==> flow/design.v <==
module top #(parameter WIDTH = 32)
(
	input				   clk,
	input				   rst,
	input 				   div_ready,
	input 				   div_datavalid_i,
	input 	   [WIDTH-1:0] div_dividend_i,
	input 	   [WIDTH-1:0] div_divisor_i,
	output reg 		 	   div_doing_o,
	output reg 		 	   div_qrvalid_o,
	output reg [WIDTH-1:0] div_quotient_o,
	output reg [WIDTH-1:0] div_remainder_o
);
reg [2*WIDTH  :0] div_remainder_r 	[WIDTH-1:0];
reg [2*WIDTH-1:0] div_divisor_r   	[WIDTH-1:0];
reg [  WIDTH-1:0] div_quotient_r  	[WIDTH-1:0];
reg               div_data_valid_r 	[WIDTH-1:0];
reg 		 	  div_qrvalid_r;
reg [WIDTH-1:0]   div_quotiento_r;
reg [WIDTH-1:0]   div_remaindero_r;
always @(posedge clk) begin
    if (rst) begin
    	div_doing_o <= 1'b0;
    end
    else if (div_qrvalid_o) begin
      	div_doing_o <= 1'b0;
    end
    else if(div_datavalid_i) begin
      	div_doing_o <= 1'b1;
    end
end
always @(posedge clk ) begin
	if (rst) begin
    	div_quotient_o 	<= 1'b0;
		div_remainder_o	<= 0;
		div_qrvalid_o	<=0;
    end
	else if (div_ready)begin
		div_quotient_o 	<= 1'b0;
		div_remainder_o	<= 0;
		div_qrvalid_o	<=0;
	end
	else if(div_qrvalid_r)begin
		div_quotient_o 	<= div_quotiento_r;
		div_remainder_o	<= div_remaindero_r;
		div_qrvalid_o	<= div_qrvalid_r;
	end
end
genvar div_m_var;
always @ (posedge clk ) begin
	if (rst) begin
		div_remainder_r	[0] <= {2*WIDTH+1{1'b0}};
		div_divisor_r  	[0] <= {2*WIDTH  {1'b0}};
		div_quotient_r 	[0] <= {  WIDTH  {1'b0}};
		div_data_valid_r[0] <=            1'b0  ;
	end else if (div_datavalid_i) begin
		if (|div_divisor_i) begin 
			div_remainder_r	[0] 	<= (div_dividend_i<<1) - (div_divisor_i<<WIDTH);
			div_divisor_r  	[0] 	<= div_divisor_i<<WIDTH;
			div_quotient_r 	[0] 	<= {  WIDTH  {1'b0}};
			div_data_valid_r[0] 	<=            1'b1  ;
		end else begin
			div_remainder_r	[0] 	<= {2*WIDTH+1{1'b0}};
			div_divisor_r  	[0] 	<= {2*WIDTH  {1'b0}};
			div_quotient_r 	[0] 	<= {  WIDTH  {1'b0}};
			div_data_valid_r[0] 	<=            1'b0  ;
		end
	end else begin
		div_remainder_r	[0]		<= {2*WIDTH+1{1'b0}};
		div_divisor_r  	[0]		<= {2*WIDTH  {1'b0}};
		div_quotient_r 	[0]		<= {  WIDTH  {1'b0}};
		div_data_valid_r[0]		<=            1'b0  ;
	end
end
generate
for (div_m_var=1;div_m_var<WIDTH;div_m_var=div_m_var+1) begin: calculate_cycle
	always @ (posedge clk ) begin
		if (rst) begin
			div_remainder_r[div_m_var] 	<= {2*WIDTH+1{1'b0}};
			div_divisor_r  [div_m_var] 	<= {2*WIDTH  {1'b0}};
			div_quotient_r [div_m_var] 	<= {  WIDTH  {1'b0}};
			div_data_valid_r[div_m_var] <=            1'b0  ;
		end else if (div_data_valid_r[div_m_var-1]) begin
			if (div_remainder_r[div_m_var-1][2*WIDTH]) begin 
				div_remainder_r[div_m_var] <= ((div_remainder_r[div_m_var-1]+div_divisor_r[div_m_var-1])<<1) - div_divisor_r[div_m_var-1];
				div_divisor_r  [div_m_var] <= div_divisor_r  [div_m_var-1];
				div_quotient_r [div_m_var] <= div_quotient_r [div_m_var-1]<<1 ;
				div_data_valid_r[div_m_var] <= div_data_valid_r[div_m_var-1];
			end else begin 
				div_remainder_r[div_m_var] <= (div_remainder_r[div_m_var-1]<<1) - div_divisor_r[div_m_var-1];
				div_divisor_r  [div_m_var] <= div_divisor_r  [div_m_var-1];
				div_quotient_r [div_m_var] <= (div_quotient_r [div_m_var-1]<<1) + 1'b1;
				div_data_valid_r[div_m_var] <= div_data_valid_r[div_m_var-1];
			end
		end else begin
			div_remainder_r[div_m_var] <= div_remainder_r[div_m_var-1];
			div_divisor_r  [div_m_var] <= div_divisor_r  [div_m_var-1];
			div_quotient_r [div_m_var] <= div_quotient_r [div_m_var-1];
			div_data_valid_r[div_m_var] <= div_data_valid_r[div_m_var-1];
		end
	end
end
endgenerate
always @ (posedge clk ) begin
	if (rst) begin
		div_remaindero_r <= {WIDTH{1'b0}};
		div_remaindero_r  <= {WIDTH{1'b0}};
		div_qrvalid_r  <=        1'b0  ;
	end else if (div_data_valid_r[WIDTH-1]) begin
		if (div_remainder_r[WIDTH-1][2*WIDTH]) begin
			div_remaindero_r <= (div_remainder_r[WIDTH-1]+div_divisor_r[WIDTH-1])>>WIDTH;
			div_quotiento_r  <= div_quotient_r [WIDTH-1]<<1;
			div_qrvalid_r  <= div_data_valid_r[WIDTH-1];
		end else begin
			div_remaindero_r <= div_remainder_r[WIDTH-1]>>WIDTH;
			div_quotiento_r  <= (div_quotient_r [WIDTH-1]<<1) + 1'b1;
			div_qrvalid_r  <= div_data_valid_r[WIDTH-1];
		end
	end else begin
			div_qrvalid_r  <= div_data_valid_r[WIDTH-1];
	end
end
endmodule
# Step by step through the tools: top
# Module top before and after one edit of its RTL, step after step.
# "orig" refers to lines of the RTL above, "edited" to lines of the edited file.
# "change" is "edited" less "orig", of the values as shown.
# Library cell names are shortened.
# A cell with -- has no value.
# inputs
top,top
clk_port,clk
cell_library,sky130hd
lib_corner,tt_025C_1v80

# Diff
# Unified diff, file above to edited file.
# A script made this edit. It changes what the design does and was not meant as an optimisation.
# begin of diff
@@ -26,5 +26,5 @@
       	div_doing_o <= 1'b0;
     end
-    else if(div_datavalid_i) begin
+    else begin
       	div_doing_o <= 1'b1;
     end
# end of diff

# Word-level counts
# Source: Yosys, flattened and elaborated. Widths are those after wreduce. Registers that Yosys merges into a memory's read port (data or address) are not register bits. Print and check cells do not count. Equal cells are merged and count once.
# word_totals
element,orig,edited,change
register_bits,4198,4198,0
latch_bits,0,0,0
ramBits,0,0,0
mem_bits_ro,0,0,0
clocked_rd_ports_x_width,0,0,0
memories,0,0,0
inputBits,68,68,0
out_inout_bits,66,66,0
word_cells,398,398,0
# op_classes
element,orig,edited,change
addsub,126,126,0
mul,0,0,0
n_div,0,0,0
cmp,0,0,0
eq_ne,0,0,0
n_shift,0,0,0
mux,126,127,1
bitwise,4,4,0
reduce_logical,7,6,-1
# ops
op,orig,edited,change
2-bit OR reduction,4,3,-1
1-bit 2-to-1 mux,2,3,1
# Operator kinds equal on both sides are left out: 14.

# Depth
# Longest topological path by Yosys (ltp), each cell counted once; first at word level (registers and memories cut), then after technology mapping (sequential cells cut; the memories' decode and read muxes count).
# depth
element,orig,edited,change
depth_word,4,4,0
ABC_AREA,0,0,--
ltp_mapped,29,28,-1

# Synthesis result
# The flow's flattened synthesis, as Yosys stat reports it; memories are mapped. The netlist is that of the ABC_AREA named above (0 if unset); the other value can give another one.
# mapped
element,orig,edited,change
cell_count,24528,24540,12
mapped_area_mm2,0.2084724,0.2081484,-0.0003240
seq_area_mm2,0.0650824,0.0650824,0.0000000
ffs,3235,3235,0
n_buf,851,882,31
# types
cell_type,orig,edited,change
o21ai_0,808,881,73
a21o_1,1041,970,-71
a21oi_1,1694,1764,70
nand2_1,1012,1082,70
nor3_1,284,220,-64
nor2_1,3878,3834,-44
clkbuf_1,708,750,42
inv_1,1641,1676,35
a311oi_1,64,35,-29
o22ai_1,34,63,29
or2_2,66,39,-27
o21ai_1,37,10,-27
nand4_1,156,134,-22
o211ai_1,92,113,21
nand3_1,349,330,-19
and3_1,195,176,-19
xor2_1,511,529,18
xnor2_1,1128,1144,16
# Cell types equal on both sides are left out: 9.
# The list need not be complete.

# Worst setup path after synthesis
# OpenSTA on the mapped netlist: ideal clock, no wires. The path of least setup slack (recovery checks aside). Input and output delay are each 20% of the period. Register names are those of the netlist, which keeps one name where synthesis merged equal registers.
# synth_timing
element,orig,edited,change
path_kind,flip-flop to flip-flop,flip-flop to flip-flop,--
from,register div_remainder_r[1][32],register div_remainder_r[23][33],--
to,register div_remainder_r[2][64],register div_remainder_r[24][64],--
clock_period_ns,7.5,7.5,0.0
setup_time_ns,0.120,0.120,0.000
launch_ns,0.000,0.000,0.000
arrival_ns,5.403,5.384,-0.019
required_time_ns,7.380,7.380,0.000
setup_slack_ns,1.978,1.996,0.018
delay_ns,5.523,5.504,-0.019
path_stages,26,27,1
period_less_setup_slack_ns,5.522,5.504,-0.018
# "delay_ns" = arrival - input delay + setup time.
# "path_stages" counts driving pins, that of a launching flip-flop among them; a cell with two outputs on the path counts twice.
# "period_less_setup_slack_ns" is the clock period less the worst setup slack; recovery checks do not enter. This is arithmetic on one report: input and output delays are still those of the set period (20% each).
# Between the ends stands the longest chain of elaborated cells between them, by number of cells; it is not shown to be the way that was timed. Of several equally long chains one is given.
# Each line given opens the expression or statement behind the cell; cells for indexed reads and writes are added by Yosys, which also makes memories of some case tables.
# A register here has more assigning lines than the two given.
# synth_via_orig
path_cell_list,dfxtp_1 -> ha_1 -> inv_1 -> fa_1 -> nor2b_1 -> o21a_1 -> o21ai_0 -> a31oi_1 -> a31oi_1 -> o31a_1 -> a2bb2oi_1 -> a21oi_1 -> a31oi_1 -> o21ai_0 -> xnor2_1 -> mux2_2 -> ha_1 -> and4_1 -> and2_1 -> o21ai_0 -> o21ai_1 -> or4b_1 -> a31oi_1 -> xnor2_1 -> and3_1 -> o31a_1
elab_chain_len,4
# synth_lines_orig
element,line_no,source
from (decl),14,reg [2*WIDTH :0] div_remainder_r [WIDTH-1:0];
from (assign),85,div_remainder_r[div_m_var] <= ((div_remainder_r[div_m_var-1]+div_divisor_r[div_m_var-1])<<1) - div_divisor_r[d ...
from (assign),90,div_remainder_r[div_m_var] <= (div_remainder_r[div_m_var-1]<<1) - div_divisor_r[div_m_var-1];
64-bit adder,85,
65-bit by 64-bit subtractor with 65-bit output,85,
65-bit 2-to-1 mux,84,if (div_remainder_r[div_m_var-1][2*WIDTH]) begin
65-bit 2-to-1 mux,83,end else if (div_data_valid_r[div_m_var-1]) begin
to (assign),85,
to (assign),90,
to (decl),14,
# synth_via_edited
path_cell_list,dfxtp_1 -> ha_1 -> a21o_1 -> a21o_1 -> a211oi_1 -> o31ai_1 -> a31o_2 -> a311oi_1 -> o21ai_0 -> a21o_1 -> a31oi_1 -> a21oi_1 -> or3_1 -> a31o_2 -> ha_1 -> and4_1 -> and2_1 -> a21oi_1 -> and3_1 -> o21bai_1 -> nor2_1 -> o21ai_1 -> a211o_1 -> a21oi_1 -> xnor2_1 -> a211oi_1 -> o31a_1
elab_chain_len,4
# synth_lines_edited
element,line_no,source
from (decl),14,reg [2*WIDTH :0] div_remainder_r [WIDTH-1:0];
from (assign),85,div_remainder_r[div_m_var] <= ((div_remainder_r[div_m_var-1]+div_divisor_r[div_m_var-1])<<1) - div_divisor_r[d ...
from (assign),90,div_remainder_r[div_m_var] <= (div_remainder_r[div_m_var-1]<<1) - div_divisor_r[div_m_var-1];
64-bit adder,85,
65-bit by 64-bit subtractor with 65-bit output,85,
65-bit 2-to-1 mux,84,if (div_remainder_r[div_m_var-1][2*WIDTH]) begin
65-bit 2-to-1 mux,83,end else if (div_data_valid_r[div_m_var-1]) begin
to (assign),85,
to (assign),90,
to (decl),14,

# Path in the finished layout
# From the final timing report of each run of set A: the path of least setup slack in the routed layout; clock arrival at registers is part of the times.
# layout_timing
element,orig,edited,change
path_kind,flip-flop to flip-flop,flip-flop to flip-flop,--
from,register div_remainder_r[3][32],register div_divisor_r[14][32],--
to,register div_remainder_r[4][57],register div_remainder_r[15][63],--
clock_period_ns,6.58,6.58,0.00
setup_time_ns,0.11,0.15,0.04
launch_ns,0.99,0.96,-0.03
arrival_ns,7.05,6.92,-0.13
required_time_ns,7.47,7.35,-0.12
setup_slack_ns,0.42,0.43,0.01
path_stages,25,27,2
# Between the ends stands the longest chain of elaborated cells between them, by number of cells; it is not shown to be the way that was timed. Of several equally long chains one is given.
# A register here has more assigning lines than the two given.
# layout_via_orig
path_cell_list,dfxtp_1 -> ha_1 -> inv_1 -> fa_1 -> nor2b_1 -> o21a_1 -> or2_2 -> a21oi_1 -> o21ai_0 -> a21o_1 -> o32a_1 -> a21o_1 -> a21o_1 -> a21o_1 -> a211oi_1 -> o31ai_1 -> ha_1 -> a21oi_1 -> o2111ai_1 -> a2111oi_0 -> nor2_1 -> a21oi_1 -> o21ai_0 -> mux2i_1 -> a311o_1
elab_chain_len,4
# layout_lines_orig
element,line_no,source
from (decl),14,reg [2*WIDTH :0] div_remainder_r [WIDTH-1:0];
from (assign),85,div_remainder_r[div_m_var] <= ((div_remainder_r[div_m_var-1]+div_divisor_r[div_m_var-1])<<1) - div_divisor_r[d ...
from (assign),90,div_remainder_r[div_m_var] <= (div_remainder_r[div_m_var-1]<<1) - div_divisor_r[div_m_var-1];
64-bit adder,85,
65-bit by 64-bit subtractor with 65-bit output,85,
65-bit 2-to-1 mux,84,if (div_remainder_r[div_m_var-1][2*WIDTH]) begin
65-bit 2-to-1 mux,83,end else if (div_data_valid_r[div_m_var-1]) begin
to (assign),85,
to (assign),90,
to (decl),14,
# layout_via_edited
path_cell_list,dfxtp_1 -> ha_1 -> inv_1 -> fa_1 -> nor2b_1 -> o21ai_0 -> a21boi_0 -> o21ai_0 -> a21boi_0 -> o21ai_0 -> a21oi_1 -> a21o_1 -> a21o_1 -> xor2_1 -> mux2_2 -> ha_1 -> nor2b_1 -> o21ai_0 -> nand2b_1 -> a21o_1 -> a21o_1 -> a41o_1 -> a2111oi_0 -> buf_4 -> o31a_1 -> a211o_1 -> o221ai_1
elab_chain_len,4
# layout_lines_edited
element,line_no,source
from (decl),15,reg [2*WIDTH-1:0] div_divisor_r [WIDTH-1:0];
from (assign),86,div_divisor_r [div_m_var] <= div_divisor_r [div_m_var-1];
from (assign),91,div_divisor_r [div_m_var] <= div_divisor_r [div_m_var-1];
64-bit adder,85,div_remainder_r[div_m_var] <= ((div_remainder_r[div_m_var-1]+div_divisor_r[div_m_var-1])<<1) - div_divisor_r[d ...
65-bit by 64-bit subtractor with 65-bit output,85,
65-bit 2-to-1 mux,84,if (div_remainder_r[div_m_var-1][2*WIDTH]) begin
65-bit 2-to-1 mux,83,end else if (div_data_valid_r[div_m_var-1]) begin
to (assign),85,
to (assign),90,div_remainder_r[div_m_var] <= (div_remainder_r[div_m_var-1]<<1) - div_divisor_r[div_m_var-1];
to (decl),14,reg [2*WIDTH :0] div_remainder_r [WIDTH-1:0];

# Measured runs
# Runs of the flow (Yosys, OpenROAD) on both versions; the two runs of a pair have the same settings. The constraints put input and output delay at 20% of the set period each and load the outputs with 0.01 pF.
# flow_settings_set_A
CORE_UTILIZATION,40
period_ns,6.58
CAP_MARGIN,20
CORE_MARGIN,2
SLEW_MARGIN,20
# results_set_A
element,orig,edited,change
yosys_chip_area_mm2,0.2084724,0.2081484,-0.0003240
die_mm2,0.526974,0.526154,-0.000820
stdcell_area_mm2,0.229508,0.229302,-0.000206
fin_ws_ns,0.421,0.427,0.006
hold_ws_ns,0.401,0.400,-0.001
final_power_mw,45.665,45.846,0.181
achievedPeriod_ns,6.159,6.153,-0.006
# flow_settings_set_B
ABC_AREA,1
CORE_ASPECT_RATIO,1.37
CORE_UTILIZATION,21
GPL_ROUTABILITY_DRIVEN,0
MIN_ROUTING_LAYER,met1
PLACE_DENSITY_LB_ADDON,0.16
SLEW_MARGIN,0
period_ns,7.75
CAP_MARGIN,20
CORE_MARGIN,2
# results_set_B
element,orig,edited,change
yosys_chip_area_mm2,0.2339581,0.2341145,0.0001564
die_mm2,1.12265,1.1234,0.00075
stdcell_area_mm2,0.265231,0.265422,0.000191
fin_ws_ns,2.627,2.734,0.107
hold_ws_ns,0.349,0.402,0.053
final_power_mw,40.088,39.855,-0.233
achievedPeriod_ns,5.123,5.016,-0.107
# By "achievedPeriod_ns" is meant the clock period of the run minus its worst setup slack. This is arithmetic on one report: input and output delays are still those of the set period (20% each).
# "final_power_mw" is the tool's figure for a default switching activity; nothing was simulated.
